==> flow/design.v <==
`timescale 1ns / 1ps
module adder(
    input wire [7:0] in1,
    input wire [7:0] in2,
    input wire sub,  
    output wire [7:0] out
    );
    reg [7:0] tmp;
    wire s0,s1,s2,s3,s4,s5,s6,s7;
    wire co0,co1,co2,co3,co4,co5,co6,co7;
    fa f0(in1[0],in2[0],1'b0,s0,co0);
    fa f1(in1[1],in2[1],co0,s1,co1);
    fa f2(in1[2],in2[2],co1,s2,co2);
    fa f3(in1[3],in2[3],co2,s3,co3);
    fa f4(in1[4],in2[4],co3,s4,co4);
    fa f5(in1[5],in2[5],co4,s5,co5);
    fa f6(in1[6],in2[6],co5,s6,co6);
    fa f7(in1[7],in2[7],co6,s7,co7);  
    assign out = {s7,s6,s5,s4,s3,s2,s1,s0} + sub;
endmodule 
module fa( input A,
       input B,
       input CIN,
       output S,
       output COUT
       );
       assign S = A^B^CIN;
       assign COUT = (A&B) | (CIN&A) | (CIN&B);
endmodule
`timescale 1ns / 1ps
module multiplier(
    input wire [7:0] in1,
    input wire [7:0] in2,
    output wire [7:0] out 
    );
    wire [8:0] A_out1, A_out2, A_out3, A_out4, A_out5, A_out6, A_out7, A_out8;
    wire [7:0] Q_out1, Q_out2, Q_out3, Q_out4, Q_out5, Q_out6, Q_out7, Q_out8;
    wire q0_1, q0_2, q0_3, q0_4, q0_5, q0_6, q0_7, q0_8; 
    Booth B1 (
        9'h000,in1,in2,1'b0,
        A_out1,Q_out1,q0_1
        );
    Booth B2 (
        A_out1,in1,Q_out1,q0_1,
        A_out2,Q_out2,q0_2
        );
    Booth B3 (
        A_out2,in1,Q_out2,q0_2,
        A_out3,Q_out3,q0_3
        );
    Booth B4 (
        A_out3,in1,Q_out3,q0_3,
        A_out4,Q_out4,q0_4
        );
    Booth B5 (
        A_out4,in1,Q_out4,q0_4,
        A_out5,Q_out5,q0_5
        );
    Booth B6 (
        A_out5,in1,Q_out5,q0_5,
        A_out6,Q_out6,q0_6
        );
    Booth B7 (
        A_out6,in1,Q_out6,q0_6,
        A_out7,Q_out7,q0_7
        );
    Booth B8 (
        A_out7,in1,Q_out7,q0_7,
        A_out8,Q_out8,q0_8
        );
    assign out = A_out8[7:0];  
endmodule
module Booth(
    input [8:0] A_in,
    input [7:0] M,
    input [7:0] Q_in,
    input  q0,
    output reg [8:0] A_out,
    output reg [7:0] Q_out,
    output reg q0_out
    );
    wire [8:0] sum, diff;
    assign sum = A_in + {M[7], M};
    assign diff = A_in - {M[7], M};
    always@(A_in,Q_in,M,q0,sum,diff)
    begin
        case({Q_in[0],q0})
            2'b00,2'b11: {A_out, Q_out, q0_out} = {A_in[8], A_in, Q_in};
            2'b01: {A_out, Q_out, q0_out} = {sum[8], sum, Q_in};
            default: {A_out, Q_out, q0_out} = {diff[8], diff, Q_in};
        endcase
    end
endmodule
`timescale 1ns / 1ps
module register(
    input wire [7:0] din,
    input wire clk,
    input wire reset,
    input wire ld,
    output reg [7:0] data
    );
    always@(posedge clk or posedge reset)
    begin
        if(reset == 1)
            data <= 0;
        else if(ld == 1)
            data <= din;
    end
endmodule
`timescale 1ns / 1ps
module controller(
    input wire clk,
    input wire reset,
    output reg [3:0] state,
    output reg [9:0] load, mul_en, add1_en, add2_en, mul_read, add1_read, add2_read  
    );
    parameter [3:0] s1 = 4'b0000,
                    s2 = 4'b0001,
                    s3 = 4'b0011,
                    s4 = 4'b0010,
                    s5 = 4'b0110,
                    s6 = 4'b0111,
                    s7 = 4'b1111,
                    s8 = 4'b1110,
                    s9 = 4'b1010,
                    s10 = 4'b1011,
                    s11 = 4'b1001,
                    s12 = 4'b1000;
    reg not_first_flag;  
    always@(posedge clk or posedge reset)
    begin
        if(reset)
            begin
                state <= s1;
                not_first_flag <= 1'b0;
            end
        else
        begin
            if(state == s3)
                not_first_flag <= 1'b1;
            case(state)
                s1: state <= s2;
                s2: state <= s3;
                s3: state <= s4;
                s4: state <= s5;
                s5: state <= s6;
                s6: state <= s7;
                s7: state <= s8;
                s8: state <= s9;
                s9: state <= s10;
                s10: state <= s11;
                s11: state <= s12;
                s12: state <= s1;
                default: state <= s1;
            endcase
        end       
    end
    always@(*)
    begin
        load = 0;
        mul_en = 0;
        add1_en = 0;
        add2_en = 0;
        mul_read = 0;
        add1_read = 0;
        add2_read = 0;
        case(state)
            s1: 
                begin
                    load = 10'b0000000001;
                    if(not_first_flag)
                    begin
                        mul_en = 0; 
                        add1_en = 10'b1000001000; 
                        add2_en = 10'b0001000100; 
                        mul_read = 0; 
                        add1_read = 10'b0000000100;
                        add2_read = 0;
                    end
                end
            s2: 
                begin
                    load = 10'b0000000010;
                    if(not_first_flag)
                    begin
                        mul_en = 0; 
                        add1_en = 0; 
                        add2_en = 10'b0010001000; 
                        mul_read = 0; 
                        add1_read = 10'b0000001000;
                        add2_read = 0;
                    end
                end
            s3:
                begin
                    load = 10'b0000000100; 
                    mul_en = 0; 
                    add1_en = 0; 
                    add2_en = 0; 
                    mul_read = 0; 
                    add1_read = 0;
                    add2_read = 0;
                end
            s4:
                begin
                    load = 10'b0000001000;
                    mul_en = 0;
                    add1_en = 0; 
                    add2_en = 0; 
                    mul_read = 0;
                    add1_read = 0;
                    add2_read = 0;
                end
            s5:
                begin
                    load = 10'b0000010000;
                    mul_en = 0;
                    add1_en = 0; 
                    add2_en = 0; 
                    mul_read = 0;
                    add1_read = 0;
                    add2_read = 0;
                end
            s6:
                begin
                    load = 10'b0000100000;
                    mul_en = 10'b0000010001;  
                    add1_en = 0; 
                    add2_en = 0; 
                    mul_read = 0;
                    add1_read = 0;
                    add2_read = 0;
                end
            s7:
                begin
                    load = 10'b0001000000;
                    mul_en = 10'b0000100010;  
                    add1_en = 0; 
                    add2_en = 0; 
                    mul_read = 10'b0000000001;  
                    add1_read = 0;
                    add2_read = 0;
                end
            s8:
                begin
                    load = 10'b0010000000;  
                    mul_en = 10'b0001000100;  
                    add1_en = 0; 
                    add2_en = 0; 
                    mul_read = 10'b0000000010;  
                    add1_read = 0;
                    add2_read = 0;
                end
            s9:
                begin
                    load = 10'b0100000000;  
                    mul_en = 10'b0010001000;  
                    add1_en = 0; 
                    add2_en = 0; 
                    mul_read = 10'b0000000100;  
                    add1_read = 0;
                    add2_read = 0;
                end
            s10:
                begin
                    load = 10'b1000000000;  
                    mul_en = 0; 
                    add1_en = 10'b0100000001; 
                    add2_en = 0; 
                    mul_read = 10'b0000001000;  
                    add1_read = 0;
                    add2_read = 0;
                end
            s11:
                begin
                    load = 10'b0100000000;  
                    mul_en = 0; 
                    add1_en = 10'b1000000010; 
                    add2_en = 10'b0000010001; 
                    mul_read = 0; 
                    add1_read = 10'b0000000001;
                    add2_read = 0;
                end
            s12:
                begin
                    load = 10'b1000000000;  
                    mul_en = 0; 
                    add1_en = 10'b0100000100; 
                    add2_en = 10'b0000100010; 
                    mul_read = 0; 
                    add1_read = 10'b0000000010;
                    add2_read = 0;
                end
            default: 
                load = 0;
        endcase
    end
endmodule
`timescale 1ns / 1ps
module datapath(
    input wire clk,
    input wire reset,
    input wire [3:0] state,
    input wire [7:0] next_in,
    input wire [9:0] load, mul_en, add1_en, add2_en, mul_read, add1_read, add2_read,  
    output wire [7:0] r1,r2,r3,r4,r5,r6,r7,r8,r9,r10,  
    output reg [7:0] f
    );
    parameter [3:0] s1 = 4'b0000,
                    s2 = 4'b0001,
                    s3 = 4'b0011,
                    s4 = 4'b0010,
                    s5 = 4'b0110,
                    s6 = 4'b0111,
                    s7 = 4'b1111,
                    s8 = 4'b1110,
                    s9 = 4'b1010,
                    s10 = 4'b1011,
                    s11 = 4'b1001,
                    s12 = 4'b1000;
    wire [7:0] sum1,sum2,prod;  
    reg [7:0] add11,add12,add21,add22,mul1,mul2;
    reg not_first_flag;  
    adder A1(add11,add12,1'b0,sum1);  
    adder A2(add21,~add22,1'b1,sum2);  
    multiplier M1(mul1,mul2,prod);
    register reg1((load[0]) ? next_in : (mul_read[0]) ? prod : (add1_read[0]) ? sum1 : (add2_read[0]) ? sum2 : 8'b0,
        clk,reset,
        load[0] || mul_read[0] || add1_read[0] || add2_read[0],
        r1);
    register reg2((load[1]) ? next_in : (mul_read[1]) ? prod : (add1_read[1]) ? sum1 : (add2_read[1]) ? sum2 : 8'b0,
        clk,reset,
        load[1] || mul_read[1] || add1_read[1] || add2_read[1],
        r2);
    register reg3((load[2]) ? next_in : (mul_read[2]) ? prod : (add1_read[2]) ? sum1 : (add2_read[2]) ? sum2 : 8'b0,
        clk,reset,
        load[2] || mul_read[2] || add1_read[2] || add2_read[2],
        r3);
    register reg4((load[3]) ? next_in : (mul_read[3]) ? prod : (add1_read[3]) ? sum1 : (add2_read[3]) ? sum2 : 8'b0,
        clk,reset,
        load[3] || mul_read[3] || add1_read[3] || add2_read[3],
        r4);
    register reg5((load[4]) ? next_in : (mul_read[4]) ? prod : (add1_read[4]) ? sum1 : (add2_read[4]) ? sum2 : 8'b0,
        clk,reset,
        load[4] || mul_read[4] || add1_read[4] || add2_read[4],
        r5);
    register reg6((load[5]) ? next_in : (mul_read[5]) ? prod : (add1_read[5]) ? sum1 : (add2_read[5]) ? sum2 : 8'b0,
        clk,reset,
        load[5] || mul_read[5] || add1_read[5] || add2_read[5],
        r6);
    register reg7((load[6]) ? next_in : (mul_read[6]) ? prod : (add1_read[6]) ? sum1 : (add2_read[6]) ? sum2 : 8'b0,
        clk,reset,
        load[6] || mul_read[6] || add1_read[6] || add2_read[6],
        r7);
    register reg8((load[7]) ? next_in : (mul_read[7]) ? prod : (add1_read[7]) ? sum1 : (add2_read[7]) ? sum2 : 8'b0,
        clk,reset,
        load[7] || mul_read[7] || add1_read[7] || add2_read[7],
        r8);
    register reg9((load[8]) ? next_in : (mul_read[8]) ? prod : (add1_read[8]) ? sum1 : (add2_read[8]) ? sum2 : 8'b0,
        clk,reset,
        load[8] || mul_read[8] || add1_read[8] || add2_read[8],
        r9);
    register reg10((load[9]) ? next_in : (mul_read[9]) ? prod : (add1_read[9]) ? sum1 : (add2_read[9]) ? sum2 : 8'b0,
        clk,reset,
        load[9] || mul_read[9] || add1_read[9] || add2_read[9],
        r10);
    always@(posedge clk or posedge reset)
    begin
        if(reset)
        begin
            f <= 0;     
            not_first_flag <= 1'b0;
        end
        else
        begin
            case(state)
                s1, s2, s3:
                    if(not_first_flag)
                        f <= sum2;
                s4:
                    not_first_flag <= 1'b1;
                s12:
                    f <= sum2;
                default: ;
            endcase
        end
    end
    always@(posedge clk)
    begin
        case(state)
            s1:
                begin
                    if(not_first_flag)
                    begin
                        add11 <= r4;
                        add12 <= r10;
                        add21 <= sum1;
                        add22 <= r7;
                    end
                end
            s2:
                begin
                    if(not_first_flag)
                    begin
                        add21 <= sum1;
                        add22 <= r8;
                    end
                end
            s6:  
                begin
                    mul1 <= r1;
                    mul2 <= r5;
                end
            s7:  
                begin
                    mul1 <= r2;
                    mul2 <= r6;
                end
            s8:  
                begin
                    mul1 <= r3;
                    mul2 <= r7;
                end
            s9:  
                begin
                    mul1 <= r4;
                    mul2 <= r8;
                end
            s10:  
                begin
                    add11 <= r1;
                    add12 <= r9;
                end
            s11:  
                begin
                    add11 <= r2;
                    add12 <= r10;
                    add21 <= sum1;
                    add22 <= r5;
                end
            s12:  
                begin
                    add11 <= r3;
                    add12 <= r9;
                    add21 <= sum1;
                    add22 <= r6;
                end
            default: ;
        endcase
    end
endmodule
`timescale 1ns / 1ps
module top(
    input wire clk,
    input wire reset,
    input wire [7:0] next_in,
    output wire [7:0] f
    );
    wire [7:0] r1,r2,r3,r4,r5,r6,r7,r8,r9,r10;  
    wire [9:0] load, mul_en, add1_en, add2_en, mul_read, add1_read, add2_read;
    wire [3:0] state;
    controller C1(
        clk,
        reset,
        state,
        load, mul_en, add1_en, add2_en, mul_read, add1_read, add2_read  
    );
    datapath DP1(
        clk,
        reset,
        state,
        next_in,
        load, mul_en, add1_en, add2_en, mul_read, add1_read, add2_read,  
        r1,r2,r3,r4,r5,r6,r7,r8,r9,r10,  
        f
    );
endmodule
--- tool output ---
== Tool chain data of top ==
Each step is given for the RTL above and for the edited RTL.
"unedited" refers to lines of the RTL above, "edited" to lines of the edited file.
"change" is "edited" less "unedited", of the values as shown; "rel. change" is that difference over "unedited", in percent.
Not given: n/a
Set-up
  design top: top
  clock: clk
  cell library: sky130hd
  library corner: tt_025C_1v80

== Diff ==
Unified diff, file above to edited file.
This change comes from a script, not from a designer. The edited design behaves differently; no optimisation was intended.
begin of diff
@@ -222,14 +222,4 @@
                     add2_read = 0;
                 end
-            s6:
-                begin
-                    load = 10'b0000100000;
-                    mul_en = 10'b0000010001;  
-                    add1_en = 0; 
-                    add2_en = 0; 
-                    mul_read = 0;
-                    add1_read = 0;
-                    add2_read = 0;
-                end
             s7:
                 begin
end of diff

== Word level ==
Yosys after proc, flatten, opt, wreduce and memory -nomap, before mapping. Memory bits, and registers merged into a memory's read port (data or address), are not among the register bits. Print and check cells are not counted. Equal cells are merged and count once.
Memory sizes are those after Yosys's memory passes, which may raise the word count (mostly to a power of two), join words into wider ones and drop unused or constant bits.
Word-level totals
  memory bits (read-only): unedited 64, edited 64, change 0, rel. change 0.00%
  register bits after elaboration: unedited 138, edited 138, change 0, rel. change 0.00%
  output and inout bits: unedited 8, edited 8, change 0, rel. change 0.00%
  cells after elaboration: unedited 266, edited 266, change 0, rel. change 0.00%
  memory cells: unedited 1, edited 1, change 0, rel. change 0.00%
  input port bits: unedited 10, edited 10, change 0, rel. change 0.00%
  clocked read ports x word width: unedited 4, edited 4, change 0, rel. change 0.00%
Memory list
  words x width with read and write ports: unedited 16 x 4 bit 1R0W, edited 16 x 4 bit 1R0W
Operators by class
  multiplexer cells: unedited 56, edited 56, change 0, rel. change 0.00%
  add/sub/neg operators: unedited 16, edited 16, change 0, rel. change 0.00%
  equal/unequal tests: unedited 29, edited 29, change 0, rel. change 0.00%
  bitwise gates (word level): unedited 93, edited 93, change 0, rel. change 0.00%
  reduce/logical cells: unedited 52, edited 52, change 0, rel. change 0.00%
Operators with widths
  10-bit case mux with 10-bit select: unedited 1, edited 0, change -1, rel. change -100.00%
  10-bit case mux with 9-bit select: unedited 0, edited 1, change +1
Unchanged operator kinds not shown: 37.

== Depth ==
Longest topological path by Yosys (ltp), each cell counted once; first at word level (registers and memories cut), then after technology mapping (sequential cells cut; the memories' decode and read muxes count).
Depth
  depth in word-level cells: unedited 25, edited 25, change 0, rel. change 0.00%
  ABC_AREA: unedited 0, edited 0
  gate-level depth with buffers: unedited 55, edited 52, change -3, rel. change -5.45%
  depth with buffers taken out: unedited 53, edited 51, change -2, rel. change -3.77%

== Netlist ==
Yosys stat after the flow's synthesis: flattened, memories mapped to cells. It holds for the ABC_AREA given above (unset counts as 0); a run with the other value may have another netlist.
Mapped netlist
  cell area after synthesis (um^2): unedited 11787.6, edited 12236.7, change +449.1, rel. change +3.81%
  mapped flip-flops: unedited 142, edited 134, change -8, rel. change -5.63%
  cells in the netlist: unedited 1286, edited 1395, change +109, rel. change +8.48%
  buffer cells: unedited 70, edited 82, change +12, rel. change +17.14%
  area of sequential cells (um^2): unedited 3793.6, edited 3593.4, change -200.2, rel. change -5.28%
Cells by type
  sky130_fd_sc_hd__nand2_1: unedited 160, edited 116, change -44, rel. change -27.50%
  sky130_fd_sc_hd__a21oi_1: unedited 67, edited 88, change +21, rel. change +31.34%
  sky130_fd_sc_hd__inv_1: unedited 61, edited 82, change +21, rel. change +34.43%
  sky130_fd_sc_hd__nand3_1: unedited 24, edited 44, change +20, rel. change +83.33%
  sky130_fd_sc_hd__mux2_2: unedited 72, edited 54, change -18, rel. change -25.00%
  sky130_fd_sc_hd__a222oi_1: unedited 56, edited 42, change -14, rel. change -25.00%
  sky130_fd_sc_hd__nand4_1: unedited 7, edited 20, change +13, rel. change +185.71%
  sky130_fd_sc_hd__nor2_1: unedited 106, edited 117, change +11, rel. change +10.38%
  sky130_fd_sc_hd__o21ai_0: unedited 51, edited 62, change +11, rel. change +21.57%
  sky130_fd_sc_hd__xnor2_1: unedited 66, edited 76, change +10, rel. change +15.15%
  sky130_fd_sc_hd__xor2_1: unedited 46, edited 36, change -10, rel. change -21.74%
  sky130_fd_sc_hd__mux2i_1: unedited 8, edited 17, change +9, rel. change +112.50%
  sky130_fd_sc_hd__dfrtp_1: unedited 94, edited 86, change -8, rel. change -8.51%
  sky130_fd_sc_hd__nor3_1: unedited 29, edited 37, change +8, rel. change +27.59%
  sky130_fd_sc_hd__or2_2: unedited 4, edited 11, change +7, rel. change +175.00%
  sky130_fd_sc_hd__a211oi_1: unedited 2, edited 9, change +7, rel. change +350.00%
  sky130_fd_sc_hd__o2111ai_1: unedited 1, edited 8, change +7, rel. change +700.00%
  sky130_fd_sc_hd__o22ai_1: unedited 1, edited 8, change +7, rel. change +700.00%
Unchanged cell types not shown: 21.
The list need not be complete.
By module: a second synthesis without flattening, with its own total; a netlist apart from the flattened one above.
Second synthesis, totals
  cells (unflattened synthesis): unedited 1960, edited 1959, change -1, rel. change -0.05%
  area total of the unflattened synthesis (um^2): unedited 16359.4, edited 16413.2, change +53.8, rel. change +0.33%
Each row is one instance without its submodules.
By module, unedited
  Booth: seq. area 0.0 um^2, times used 8, cells 112, area 757.0 um^2
  datapath: seq. area 1666.6 um^2, times used 1, cells 731, area 5572.8 um^2
  register: seq. area 200.2 um^2, times used 10, cells 18, area 335.3 um^2
  controller: seq. area 125.1 um^2, times used 1, cells 102, area 795.8 um^2
  fa: seq. area 0.0 um^2, times used 16, cells 1, area 20.0 um^2
  adder: seq. area 0.0 um^2, times used 2, cells 17, area 128.9 um^2
  multiplier: seq. area 0.0 um^2, times used 1, cells 1, area 3.8 um^2
  top: seq. area 0.0 um^2, times used 1, cells 0, area 0.0 um^2
By module, edited
  Booth: seq. area 0.0 um^2, times used 8, cells 112, area 762.0 um^2
  datapath: seq. area 1666.6 um^2, times used 1, cells 731, area 5572.8 um^2
  register: seq. area 200.2 um^2, times used 10, cells 18, area 335.3 um^2
  controller: seq. area 125.1 um^2, times used 1, cells 101, area 809.5 um^2
  fa: seq. area 0.0 um^2, times used 16, cells 1, area 20.0 um^2
  adder: seq. area 0.0 um^2, times used 2, cells 17, area 128.9 um^2
  multiplier: seq. area 0.0 um^2, times used 1, cells 1, area 3.8 um^2
  top: seq. area 0.0 um^2, times used 1, cells 0, area 0.0 um^2

== Timing after synthesis ==
OpenSTA on the mapped netlist: ideal clock, no wires. The path of least setup slack (recovery checks aside). Input and output delay are each 20% of the period. Register names are those of the netlist, which keeps one name where synthesis merged equal registers.
Timing path post-synthesis
  path kind: unedited flip-flop to flip-flop, edited flip-flop to flip-flop
  start: unedited register DP1.mul1[0], edited register DP1.mul1[0]
  end: unedited register DP1.reg2.data[7], edited register DP1.reg4.data[6]
  stages on the path: unedited 51, edited 51, change 0, rel. change 0.00%
  required time (ns): unedited 11.866, edited 11.854, change -0.012, rel. change -0.10%
  setup time (ns): unedited 0.134, edited 0.146, change +0.012
  slack (ns): unedited 0.726, edited 1.339, change +0.613
  launch time at the first pin (ns): unedited 0.000, edited 0.000, change 0.000
  path buffers: unedited 3, edited 4, change +1, rel. change +33.33%
  delay of the path (ns): unedited 11.274, edited 10.661, change -0.613, rel. change -5.44%
  period (ns): unedited 12.0, edited 12.0, change 0.0, rel. change 0.00%
  arrival time (ns): unedited 11.140, edited 10.515, change -0.625, rel. change -5.61%
  period reached after synthesis (ns): unedited 11.274, edited 10.661, change -0.613, rel. change -5.44%
"delay of the path" = arrival - input delay + setup time.
"stages on the path" counts driving pins, that of a launching flip-flop among them; a cell with two outputs on the path counts twice.
"period reached after synthesis" = period - worst setup slack (recovery checks aside). The figure is calculated, with input and output delays left at 20% of the set period.
The rows between start and end are the longest chain of elaborated cells between them; the timing report does not say that the signal goes this way. Where chains are equally long, one stands for them.
Each line given opens the expression or statement behind the cell; cells for indexed reads and writes are added by Yosys, which also makes memories of some case tables.
At most two assigning lines are given for a register; there are more.
On the way, post-synthesis, unedited
  cells stage by stage: sky130_fd_sc_hd__edfxtp_1 -> sky130_fd_sc_hd__clkbuf_1 -> sky130_fd_sc_hd__inv_1 -> sky130_fd_sc_hd__ha_1 -> sky130_fd_sc_hd__buf_2 -> sky130_fd_sc_hd__nor3b_2 -> sky130_fd_sc_hd__buf_6 -> sky130_fd_sc_hd__mux2i_2 -> sky130_fd_sc_hd__ha_1 -> sky130_fd_sc_hd__a21o_1 -> sky130_fd_sc_hd__a31o_2 -> sky130_fd_sc_hd__xnor2_1 -> sky130_fd_sc_hd__o21ai_0 -> sky130_fd_sc_hd__ha_1 -> sky130_fd_sc_hd__a21oi_1 -> sky130_fd_sc_hd__nand3b_1 -> sky130_fd_sc_hd__or4_1 -> sky130_fd_sc_hd__a221o_1 -> (+15 left out) -> sky130_fd_sc_hd__o21ai_0 -> sky130_fd_sc_hd__o31a_1 -> sky130_fd_sc_hd__ha_1 -> sky130_fd_sc_hd__nor3_1 -> sky130_fd_sc_hd__a21oi_1 -> sky130_fd_sc_hd__a21boi_0 -> sky130_fd_sc_hd__a311oi_1 -> sky130_fd_sc_hd__xor2_1 -> sky130_fd_sc_hd__ha_1 -> sky130_fd_sc_hd__or3b_2 -> sky130_fd_sc_hd__mux4_2 -> sky130_fd_sc_hd__nand2_1 -> sky130_fd_sc_hd__ha_1 -> sky130_fd_sc_hd__a21o_1 -> sky130_fd_sc_hd__a31oi_1 -> sky130_fd_sc_hd__mux2i_1 -> sky130_fd_sc_hd__xor2_1 -> sky130_fd_sc_hd__o21ai_1
  cells in the longest elaborated chain: 18
  elaborated cells between the ends (all ways): 25
  RTL lines with such cells: 4
  those cells by class: 15 x add/sub; 10 x mux
Ends and longest elaborated chain, post-synthesis, unedited
  start: declaration: line 322  | reg [7:0] add11,add12,add21,add22,mul1,mul2;
  start: assignment: line 411  | mul1 <= r1;
  start: assignment: line 416  | mul1 <= r2;
  1-bit by 8-bit subtractor with 9-bit output: line 84  | assign diff = A_in - {M[7], M};
  18-bit 2-to-1 mux: line 87  | case({Q_in[0],q0})
  9-bit subtractor: line 84
  18-bit case mux with 2-bit select: line 87
  9-bit subtractor: line 84
  18-bit case mux with 2-bit select: line 87
  9-bit subtractor: line 84
  (+3 left out)
  9-bit subtractor: line 84
  18-bit case mux with 2-bit select: line 87
  9-bit subtractor: line 84
  18-bit case mux with 2-bit select: line 87
  9-bit subtractor: line 84
  17-bit case mux with 2-bit select: line 87
  8-bit 2-to-1 mux x2: line 331  | register reg2((load[1]) ? next_in : (mul_read[1]) ? prod : (add1_read[1]) ? sum1 : (add2_read[1]) ? sum2 : 8'b ...
  end: assignment: line 105  | data <= 0;
  end: assignment: line 107  | data <= din;
  end: declaration: line 100  | output reg [7:0] data
On the way, post-synthesis, edited
  cells stage by stage: sky130_fd_sc_hd__edfxtp_1 -> sky130_fd_sc_hd__buf_4 -> sky130_fd_sc_hd__inv_1 -> sky130_fd_sc_hd__ha_1 -> sky130_fd_sc_hd__nor3b_2 -> sky130_fd_sc_hd__buf_4 -> sky130_fd_sc_hd__a31oi_1 -> sky130_fd_sc_hd__xnor2_1 -> sky130_fd_sc_hd__inv_1 -> sky130_fd_sc_hd__clkbuf_1 -> sky130_fd_sc_hd__ha_1 -> sky130_fd_sc_hd__or2_2 -> sky130_fd_sc_hd__a21boi_1 -> sky130_fd_sc_hd__and2_1 -> sky130_fd_sc_hd__a221o_1 -> sky130_fd_sc_hd__buf_2 -> sky130_fd_sc_hd__inv_1 -> sky130_fd_sc_hd__ha_1 -> (+15 left out) -> sky130_fd_sc_hd__xnor2_2 -> sky130_fd_sc_hd__inv_1 -> sky130_fd_sc_hd__ha_1 -> sky130_fd_sc_hd__or2_2 -> sky130_fd_sc_hd__a311oi_1 -> sky130_fd_sc_hd__a221oi_4 -> sky130_fd_sc_hd__ha_1 -> sky130_fd_sc_hd__and3_1 -> sky130_fd_sc_hd__o2111ai_1 -> sky130_fd_sc_hd__o211ai_2 -> sky130_fd_sc_hd__xor2_1 -> sky130_fd_sc_hd__mux2i_1 -> sky130_fd_sc_hd__inv_1 -> sky130_fd_sc_hd__ha_1 -> sky130_fd_sc_hd__a21oi_1 -> sky130_fd_sc_hd__o221ai_1 -> sky130_fd_sc_hd__o32ai_2 -> sky130_fd_sc_hd__o221ai_1
  cells in the longest elaborated chain: 18
  elaborated cells between the ends (all ways): 25
  RTL lines with such cells: 4
  those cells by class: 15 x add/sub; 10 x mux
Ends and longest elaborated chain, post-synthesis, edited
  start: declaration: line 312  | reg [7:0] add11,add12,add21,add22,mul1,mul2;
  start: assignment: line 401  | mul1 <= r1;
  start: assignment: line 406  | mul1 <= r2;
  1-bit by 8-bit subtractor with 9-bit output: line 84  | assign diff = A_in - {M[7], M};
  18-bit 2-to-1 mux: line 87  | case({Q_in[0],q0})
  9-bit subtractor: line 84
  18-bit case mux with 2-bit select: line 87
  9-bit subtractor: line 84
  18-bit case mux with 2-bit select: line 87
  9-bit subtractor: line 84
  (+3 left out)
  9-bit subtractor: line 84
  18-bit case mux with 2-bit select: line 87
  9-bit subtractor: line 84
  18-bit case mux with 2-bit select: line 87
  9-bit subtractor: line 84
  17-bit case mux with 2-bit select: line 87
  8-bit 2-to-1 mux x2: line 329  | register reg4((load[3]) ? next_in : (mul_read[3]) ? prod : (add1_read[3]) ? sum1 : (add2_read[3]) ? sum2 : 8'b ...
  end: assignment: line 105  | data <= 0;
  end: assignment: line 107  | data <= din;
  end: declaration: line 100  | output reg [7:0] data

== Timing after layout ==
Path of least setup slack in the final report of each run of set A (OpenROAD, finished layout, wires in). Where an end is a register, its clock arrival counts in the times.
Timing path after layout
  path kind: unedited flip-flop to flip-flop, edited flip-flop to flip-flop
  start: unedited register DP1.mul1[0], edited register DP1.mul1[0]
  end: unedited register DP1.reg2.data[7], edited register DP1.reg2.data[6]
  required time (ns): unedited 11.89, edited 11.86, change -0.03, rel. change -0.25%
  stages on the path: unedited 48, edited 47, change -1, rel. change -2.08%
  slack (ns): unedited 0.52, edited 0.56, change +0.04
  setup time (ns): unedited 0.13, edited 0.17, change +0.04
  arrival time (ns): unedited 11.37, edited 11.30, change -0.07, rel. change -0.62%
  period (ns): unedited 11.6, edited 11.6, change 0.0, rel. change 0.00%
  launch time at the first pin (ns): unedited 0.42, edited 0.43, change +0.01, rel. change +2.38%
  path buffers: unedited 3, edited 1, change -2, rel. change -66.67%
The rows between start and end are the longest chain of elaborated cells between them; the timing report does not say that the signal goes this way. Where chains are equally long, one stands for them.
At most two assigning lines are given for a register; there are more.
On the way, after layout, unedited
  cells stage by stage: sky130_fd_sc_hd__edfxtp_1 -> sky130_fd_sc_hd__buf_4 -> sky130_fd_sc_hd__buf_4 -> sky130_fd_sc_hd__or4_4 -> sky130_fd_sc_hd__or3_4 -> sky130_fd_sc_hd__nand2_1 -> sky130_fd_sc_hd__ha_1 -> sky130_fd_sc_hd__xnor2_1 -> sky130_fd_sc_hd__o21ai_1 -> sky130_fd_sc_hd__ha_1 -> sky130_fd_sc_hd__a21oi_2 -> sky130_fd_sc_hd__nand3b_1 -> sky130_fd_sc_hd__or4_1 -> sky130_fd_sc_hd__a221o_1 -> sky130_fd_sc_hd__and3_1 -> sky130_fd_sc_hd__o31a_1 -> sky130_fd_sc_hd__or3_1 -> sky130_fd_sc_hd__a21oi_2 -> (+12 left out) -> sky130_fd_sc_hd__ha_4 -> sky130_fd_sc_hd__a21o_1 -> sky130_fd_sc_hd__a21oi_2 -> sky130_fd_sc_hd__o31ai_1 -> sky130_fd_sc_hd__a21oi_1 -> sky130_fd_sc_hd__a311oi_2 -> sky130_fd_sc_hd__xor2_1 -> sky130_fd_sc_hd__ha_1 -> sky130_fd_sc_hd__or3b_2 -> sky130_fd_sc_hd__mux4_2 -> sky130_fd_sc_hd__nand2_2 -> sky130_fd_sc_hd__ha_1 -> sky130_fd_sc_hd__a21o_1 -> sky130_fd_sc_hd__a31oi_1 -> sky130_fd_sc_hd__mux2i_1 -> sky130_fd_sc_hd__xor2_1 -> sky130_fd_sc_hd__buf_4 -> sky130_fd_sc_hd__o21ai_1
  cells in the longest elaborated chain: 18
  elaborated cells between the ends (all ways): 25
  RTL lines with such cells: 4
  those cells by class: 15 x add/sub; 10 x mux
Ends and longest elaborated chain, after layout, unedited
  start: declaration: line 322  | reg [7:0] add11,add12,add21,add22,mul1,mul2;
  start: assignment: line 411  | mul1 <= r1;
  start: assignment: line 416  | mul1 <= r2;
  1-bit by 8-bit subtractor with 9-bit output: line 84  | assign diff = A_in - {M[7], M};
  18-bit 2-to-1 mux: line 87  | case({Q_in[0],q0})
  9-bit subtractor: line 84
  18-bit case mux with 2-bit select: line 87
  9-bit subtractor: line 84
  18-bit case mux with 2-bit select: line 87
  9-bit subtractor: line 84
  (+3 left out)
  9-bit subtractor: line 84
  18-bit case mux with 2-bit select: line 87
  9-bit subtractor: line 84
  18-bit case mux with 2-bit select: line 87
  9-bit subtractor: line 84
  17-bit case mux with 2-bit select: line 87
  8-bit 2-to-1 mux x2: line 331  | register reg2((load[1]) ? next_in : (mul_read[1]) ? prod : (add1_read[1]) ? sum1 : (add2_read[1]) ? sum2 : 8'b ...
  end: assignment: line 105  | data <= 0;
  end: assignment: line 107  | data <= din;
  end: declaration: line 100  | output reg [7:0] data
On the way, after layout, edited
  cells stage by stage: sky130_fd_sc_hd__edfxtp_1 -> sky130_fd_sc_hd__or4_1 -> sky130_fd_sc_hd__nand3_2 -> sky130_fd_sc_hd__inv_1 -> sky130_fd_sc_hd__ha_1 -> sky130_fd_sc_hd__a21o_1 -> sky130_fd_sc_hd__a31oi_4 -> sky130_fd_sc_hd__xor2_1 -> sky130_fd_sc_hd__o21ai_0 -> sky130_fd_sc_hd__ha_1 -> sky130_fd_sc_hd__o21a_1 -> sky130_fd_sc_hd__o31a_1 -> sky130_fd_sc_hd__or4b_2 -> sky130_fd_sc_hd__mux2i_2 -> sky130_fd_sc_hd__nor4_2 -> sky130_fd_sc_hd__xnor2_1 -> sky130_fd_sc_hd__or2_2 -> sky130_fd_sc_hd__or4_4 -> (+11 left out) -> sky130_fd_sc_hd__inv_1 -> sky130_fd_sc_hd__ha_1 -> sky130_fd_sc_hd__or2_2 -> sky130_fd_sc_hd__a311oi_4 -> sky130_fd_sc_hd__a221oi_4 -> sky130_fd_sc_hd__ha_4 -> sky130_fd_sc_hd__and3_1 -> sky130_fd_sc_hd__o2111ai_1 -> sky130_fd_sc_hd__o211ai_2 -> sky130_fd_sc_hd__xor2_1 -> sky130_fd_sc_hd__mux2i_2 -> sky130_fd_sc_hd__inv_1 -> sky130_fd_sc_hd__ha_1 -> sky130_fd_sc_hd__a21oi_1 -> sky130_fd_sc_hd__o221ai_1 -> sky130_fd_sc_hd__o32ai_2 -> sky130_fd_sc_hd__buf_4 -> sky130_fd_sc_hd__o221ai_1
  cells in the longest elaborated chain: 18
  elaborated cells between the ends (all ways): 25
  RTL lines with such cells: 4
  those cells by class: 15 x add/sub; 10 x mux
Ends and longest elaborated chain, after layout, edited
  start: declaration: line 312  | reg [7:0] add11,add12,add21,add22,mul1,mul2;
  start: assignment: line 401  | mul1 <= r1;
  start: assignment: line 406  | mul1 <= r2;
  1-bit by 8-bit subtractor with 9-bit output: line 84  | assign diff = A_in - {M[7], M};
  18-bit 2-to-1 mux: line 87  | case({Q_in[0],q0})
  9-bit subtractor: line 84
  18-bit case mux with 2-bit select: line 87
  9-bit subtractor: line 84
  18-bit case mux with 2-bit select: line 87
  9-bit subtractor: line 84
  (+3 left out)
  9-bit subtractor: line 84
  18-bit case mux with 2-bit select: line 87
  9-bit subtractor: line 84
  18-bit case mux with 2-bit select: line 87
  9-bit subtractor: line 84
  17-bit case mux with 2-bit select: line 87
  8-bit 2-to-1 mux x2: line 321  | register reg2((load[1]) ? next_in : (mul_read[1]) ? prod : (add1_read[1]) ? sum1 : (add2_read[1]) ? sum2 : 8'b ...
  end: assignment: line 105  | data <= 0;
  end: assignment: line 107  | data <= din;
  end: declaration: line 100  | output reg [7:0] data

== Layout results ==
Runs of the flow (Yosys, OpenROAD) on both versions; the two runs of a pair have the same settings. The constraints put input and output delay at 20% of the set period each and load the outputs with 0.01 pF.
Settings, set A
  period_ns: 11.6
  CAP_MARGIN: 20
  CORE_MARGIN: 2
  CORE_UTILIZATION: 40
  SLEW_MARGIN: 20
Measured results, set A
  overall die area (um^2): unedited 30858.2, edited 32007.0, change +1148.8, rel. change +3.72%
  worst hold slack after layout (ns): unedited 0.502, edited 0.486, change -0.016
  chip area in the Yosys report (um^2): unedited 11787.6, edited 12236.7, change +449.1, rel. change +3.81%
  power consumption (µW): unedited 1648, edited 1612, change -36, rel. change -2.18%
  std-cell area (final layout) (um^2): unedited 13267.7, edited 13740.7, change +473.0, rel. change +3.57%
  final design utilization (%): unedited 46.0, edited 45.3, change -0.7
  clock period reached (ns): unedited 11.080, edited 11.040, change -0.040, rel. change -0.36%
  total negative slack on setup checks (ns): unedited 0.000, edited 0.000, change 0.000
  setup slack of the worst path (ns): unedited 0.520, edited 0.560, change +0.040
Settings, set B
  CAP_MARGIN: 40
  CELL_PAD_IN_SITES_DETAIL_PLACEMENT: 2
  CORE_UTILIZATION: 19
  CTS_CLUSTER_DIAMETER: 62
  MAX_ROUTING_LAYER: met4
  PLACE_DENSITY_LB_ADDON: 0.14
  SETUP_SLACK_MARGIN: 1.74
  SLEW_MARGIN: 15
  TNS_END_PERCENT: 85
  period_ns: 8.51
  CORE_MARGIN: 2
Measured results, set B
  overall die area (um^2): unedited 64047.0, edited 66450.5, change +2403.5, rel. change +3.75%
  worst hold slack after layout (ns): unedited 0.503, edited 0.501, change -0.002
  chip area in the Yosys report (um^2): unedited 11787.6, edited 12236.7, change +449.1, rel. change +3.81%
  power consumption (µW): unedited 2213, edited 2220, change +7, rel. change +0.32%
  std-cell area (final layout) (um^2): unedited 16291.9, edited 18012.3, change +1720.4, rel. change +10.56%
  final design utilization (%): unedited 26.5, edited 28.1, change +1.6
  clock period reached (ns): unedited 10.459, edited 9.912, change -0.547, rel. change -5.23%
  total negative slack on setup checks (ns): unedited -38.584, edited -23.697, change +14.887
  setup slack of the worst path (ns): unedited -1.949, edited -1.402, change +0.547
"clock period reached": clock period set for the run, less the worst setup slack. It is reckoned from that one timing run; input and output delays stay at 20% of the period that was set.
By "power consumption" is meant OpenSTA's value without simulated activity: inputs other than the clock are taken to toggle once in ten clock periods, and the tool carries that through the logic.
--- end ---
